==> flow/design.v <==
module seq_mult(d, done, clk, a, b, go, reset);
  parameter n=32, log2n=5;
  output [2*n-1:0] d;
  output reg done;
	input clk;
	input [n-1:0] a, b;
	input go, reset;
	reg c;
	reg [n-1:0] p, q, m;
	reg [log2n:0]count;
	reg [n:0] sum;
	reg [log2n:0] count_n;
	always @(posedge clk, posedge reset)
		if(reset == 1) begin
			done <= 0;
		end
    else if(reset == 0) begin
			if(go) begin
				c <= 0;
        p <= 0;
				q <= a;
				m <= b;
				done <= 0;
				count <= n;
      end
			else if (!done) begin
				if (q[0] == 0) begin
					sum = 0 + p; 
				end
				else begin
					sum = m + p; 
				end
				{c,p,q} <= {sum,q} >> 1;
				count_n = count - 1;
				count <= count_n;
				if (count_n == 0) begin
					done <= 1;
				end
			end
		end
	assign d = {p,q};
endmodule
From RTL to reports: seq_mult --
The steps from the RTL of seq_mult to its reports follow in flow order. Lines are those of the file above, counted from 1. Operators: Yosys type, input widths -> output width; for muxes data width and select width s. Library cell names are shortened. The mark -- stands for no value.
Set-up: design top seq_mult, clock input clk, standard-cell library sky130hd, corner tt_025C_1v80

Elaborated design --
Yosys after proc, flatten, opt, wreduce and memory -nomap, before mapping. Memory bits, and registers merged into a memory's read port (data or address), are not among the register bits. Print and check cells are not counted. Equal cells are merged and count once.
Storage and ports: word-level cells 20, register bits after elaboration 103, output and inout bits 65
Operators by class: reduce/logical cells 3, muxes and demuxes 8, eq/ne operators 1, add/subtract/negate cells 2, bitwise operators 1
Operators by type and width (number):
- $mux 32 | 3
- $add 32x32->33 | 1
- $mux 33 | 1
- $sub 6x1->6 const B | 1
- $logic_not 6->1 | 1
- $mux 6 | 1
- $reduce_and 2->1 | 2
- $mux 1 | 3
- $ne 2x1->1 const B | 1
- $not 1->1 | 1

Longest topological paths --
Depth = most cells in a row (Yosys ltp): at word level without a register or memory, in the mapped netlist without a sequential cell, where the memories' decode and read muxes count.
Depth: word-level depth 5, ABC_AREA 1, mapped depth 13

Synthesis result --
Yosys stat after the flow's synthesis: flattened, memories mapped to cells. It holds for the ABC_AREA given above (unset counts as 0); a run with the other value may have another netlist. The area totals of this step are shown rounded.
Mapped netlist: buffers 17, mapped flip-flops 103, synthesis area 6600 µm², mapped cells 866
Cell types (number):
- edfxtp_1 | 102
- nand2_1 | 329
- inv_1 | 149
- ha_1 | 34
- nor2_1 | 98
- nand3_1 | 41
- a21oi_1 | 26
- xor2_1 | 10
- o21ai_0 | 17
- xnor2_1 | 9
- clkbuf_1 | 13
- nand2_2 | 7
- nor2_2 | 5
- dfrtp_1 | 1
- fa_1 | 1
- nor3_1 | 4
- and3_1 | 3
- nand4_1 | 3
Other cell types: 10; their cells: 14.

Path before layout --
Source: OpenSTA report_checks on the synthesized netlist (no wires, ideal clock, input and output delay 20% of the period each), path of least setup slack; recovery checks are left aside. Register names are those of the netlist, which keeps one name where synthesis merged equal registers.
Timing post-synthesis: path type in2reg, from input port go, to register count[0], stages on the path 4, period 3.3 ns, input delay 0.660 ns, path delay 4.428 ns, required time 2.778 ns, path slack -1.787 ns, arrival time 4.566 ns, period reached after synthesis 5.087 ns
"path delay" = arrival - input delay + setup time. "stages on the path" counts driving pins, that of a launching flip-flop among them; a cell with two outputs on the path counts twice. "period reached after synthesis" is the clock period less the worst setup slack; recovery checks do not enter. This is arithmetic on one report: input and output delays are still those of the set period (20% each).
On the way, post-synthesis: cell sequence clkbuf_1 -> inv_1 -> clkbuf_1 -> a21oi_1, length of the longest elaborated chain 0, elaborated cells on any way between the ends 0, RTL lines with such cells 0
Ends and longest elaborated chain, post-synthesis:
- start: declaration | line 7 | input go, reset;
- end: assignment | line 24 | count <= n;
- end: assignment | line 35 | count <= count_n;
- end: declaration | line 10 | reg [log2n:0]count;

Timing after layout --
Path of least setup slack in the final report of flow run 1 (OpenROAD, finished layout, wires in). Where an end is a register, its clock arrival counts in the times.
Timing after layout: path type reg2out, from register q[0], to output port d[0], required time 3.60 ns, stages on the path 3, path slack 1.72 ns, period 4.5 ns, arrival time 1.88 ns
On the way, after layout: cell sequence edfxtp_1 -> buf_4 -> clkdlybuf4s50_1, length of the longest elaborated chain 0, elaborated cells on any way between the ends 0, RTL lines with such cells 0
Ends and longest elaborated chain, after layout:
- start: declaration | line 9 | reg [n-1:0] p, q, m;
- start: assignment | line 21 | q <= a;
- end: declaration | line 3 | output [2*n-1:0] d;

Hand-over note for seq_mult

Measured data: module seq_mult, platform sky130hd, 4 stored runs of the flow under differing settings, order arbitrary. Input and output delays are each 20% of the period that was set; the output load is 0.01 pF.
"period achieved" is the run's clock period less its worst setup slack. It is reckoned from that one timing run; input and output delays stay at 20% of the period that was set.
"allowed time less slack (worst setup path)" is the time allowed to the run's worst setup path (the clock period less input and output delay, where it has them) less its slack. Clock arrival times count: a late capture clock shortens it, a late launch clock lengthens it.
"overall power" is the tool's figure for a default switching activity; nothing was simulated.
Values from the reports are rounded here.

[flow run 1] flow files
==> flow/run.sh <==
#!/bin/bash
# the make line also repeats the synthesis and layout settings of config.mk as NAME=value (left out here)
make -C /OpenROAD-flow-scripts/flow DESIGN_CONFIG=/design/flow/config.mk WORK_HOME=/design/flow/orfs CLKGATE_MAP_FILE= finish
==> flow/config.mk <==
export PLATFORM = sky130hd
export DESIGN_NAME = seq_mult
export DESIGN_NICKNAME = seq_mult
export VERILOG_FILES = /design/flow/design.v
export SDC_FILE = /design/flow/constraint.sdc
export NUM_CORES = 4
export LEC_CHECK = 0
export ABC_AREA = 1
export CAP_MARGIN = 0
export CELL_PAD_IN_SITES_DETAIL_PLACEMENT = 0
export CORE_MARGIN = 2
export CORE_UTILIZATION = 17
export MIN_ROUTING_LAYER = met2
export PLACE_DENSITY_LB_ADDON = 0.12
export SETUP_SLACK_MARGIN = 1.13
export SLEW_MARGIN = 20
==> flow/constraint.sdc <==
create_clock -name core_clock -period 4.5 [get_ports {clk}]
set_input_delay 0.9000 -clock core_clock [delete_from_list [all_inputs] [get_ports {clk}]]
set_output_delay 0.9000 -clock core_clock [all_outputs]
set_load 0.01 [all_outputs]

[flow run 1] result: die area 40000 µm²; final setup TNS 0.000 ns; overall power 2900 µW; period achieved 2.775 ns; lowest setup slack 1.7 ns; utilization in the final report 23 %; standard-cell area after layout 8800 µm²; netlist area reported by Yosys 6600 µm²; allowed time less slack (worst setup path) 1.88 ns; type of the worst setup path reg2out; worst-case hold slack 0.55 ns

[flow run 2] flow files
==> flow/run.sh <==
#!/bin/bash
# the make line also repeats the synthesis and layout settings of config.mk as NAME=value (left out here)
make -C /OpenROAD-flow-scripts/flow DESIGN_CONFIG=/design/flow/config.mk WORK_HOME=/design/flow/orfs CLKGATE_MAP_FILE= finish
==> flow/config.mk <==
export PLATFORM = sky130hd
export DESIGN_NAME = seq_mult
export DESIGN_NICKNAME = seq_mult
export VERILOG_FILES = /design/flow/design.v
export SDC_FILE = /design/flow/constraint.sdc
export NUM_CORES = 4
export LEC_CHECK = 0
export ABC_AREA = 1
export CAP_MARGIN = 20
export CELL_PAD_IN_SITES_GLOBAL_PLACEMENT = 3
export CORE_MARGIN = 2
export CORE_UTILIZATION = 68
export CTS_CLUSTER_DIAMETER = 262
export CTS_CLUSTER_SIZE = 89
export GPL_ROUTABILITY_DRIVEN = 0
export MIN_ROUTING_LAYER = met2
export PLACE_DENSITY_LB_ADDON = 0.22
export SETUP_SLACK_MARGIN = 0.1
export SLEW_MARGIN = 20
export TNS_END_PERCENT = 20
==> flow/constraint.sdc <==
create_clock -name core_clock -period 3.3 [get_ports {clk}]
set_input_delay 0.6600 -clock core_clock [delete_from_list [all_inputs] [get_ports {clk}]]
set_output_delay 0.6600 -clock core_clock [all_outputs]
set_load 0.01 [all_outputs]

[flow run 2] result: did not finish, placement stopped with FLW-0024

[flow run 3] flow files
==> flow/run.sh <==
#!/bin/bash
# the make line also repeats the synthesis and layout settings of config.mk as NAME=value (left out here)
make -C /OpenROAD-flow-scripts/flow DESIGN_CONFIG=/design/flow/config.mk WORK_HOME=/design/flow/orfs CLKGATE_MAP_FILE= finish
==> flow/config.mk <==
export PLATFORM = sky130hd
export DESIGN_NAME = seq_mult
export DESIGN_NICKNAME = seq_mult
export VERILOG_FILES = /design/flow/design.v
export SDC_FILE = /design/flow/constraint.sdc
export NUM_CORES = 4
export LEC_CHECK = 0
export ABC_AREA = 1
export CAP_MARGIN = 20
export CELL_PAD_IN_SITES_GLOBAL_PLACEMENT = 3
export CORE_MARGIN = 4
export CORE_UTILIZATION = 68
export CTS_CLUSTER_DIAMETER = 262
export CTS_CLUSTER_SIZE = 89
export GPL_ROUTABILITY_DRIVEN = 0
export GPL_TIMING_DRIVEN = 0
export MIN_ROUTING_LAYER = met2
export PLACE_DENSITY_LB_ADDON = 0.19
export SETUP_SLACK_MARGIN = 0.14
export SLEW_MARGIN = 20
export TNS_END_PERCENT = 20
==> flow/constraint.sdc <==
create_clock -name core_clock -period 2.52 [get_ports {clk}]
set_input_delay 0.5040 -clock core_clock [delete_from_list [all_inputs] [get_ports {clk}]]
set_output_delay 0.5040 -clock core_clock [all_outputs]
set_load 0.01 [all_outputs]

[flow run 3] result: did not finish, placement stopped with FLW-0024

[flow run 4] flow files
==> flow/run.sh <==
#!/bin/bash
# the make line also repeats the synthesis and layout settings of config.mk as NAME=value (left out here)
make -C /OpenROAD-flow-scripts/flow DESIGN_CONFIG=/design/flow/config.mk WORK_HOME=/design/flow/orfs CLKGATE_MAP_FILE= finish
==> flow/config.mk <==
export PLATFORM = sky130hd
export DESIGN_NAME = seq_mult
export DESIGN_NICKNAME = seq_mult
export VERILOG_FILES = /design/flow/design.v
export SDC_FILE = /design/flow/constraint.sdc
export NUM_CORES = 4
export LEC_CHECK = 0
export ABC_AREA = 1
export CAP_MARGIN = 20
export CELL_PAD_IN_SITES_GLOBAL_PLACEMENT = 1
export CORE_MARGIN = 2
export CORE_UTILIZATION = 40
export CTS_CLUSTER_DIAMETER = 235
export CTS_CLUSTER_SIZE = 80
export PLACE_DENSITY_LB_ADDON = 0.14
export SETUP_SLACK_MARGIN = -0.01
export SLEW_MARGIN = 20
export TNS_END_PERCENT = 20
==> flow/constraint.sdc <==
create_clock -name core_clock -period 3.3 [get_ports {clk}]
set_input_delay 0.6600 -clock core_clock [delete_from_list [all_inputs] [get_ports {clk}]]
set_output_delay 0.6600 -clock core_clock [all_outputs]
set_load 0.01 [all_outputs]

[flow run 4] result: die area 17000 µm²; final setup TNS 0.000 ns; overall power 4100 µW; period achieved 2.457 ns; lowest setup slack 0.84 ns; utilization in the final report 53 %; standard-cell area after layout 8500 µm²; netlist area reported by Yosys 6600 µm²; allowed time less slack (worst setup path) 2.46 ns; type of the worst setup path reg2reg; worst-case hold slack 0.54 ns

End of note.
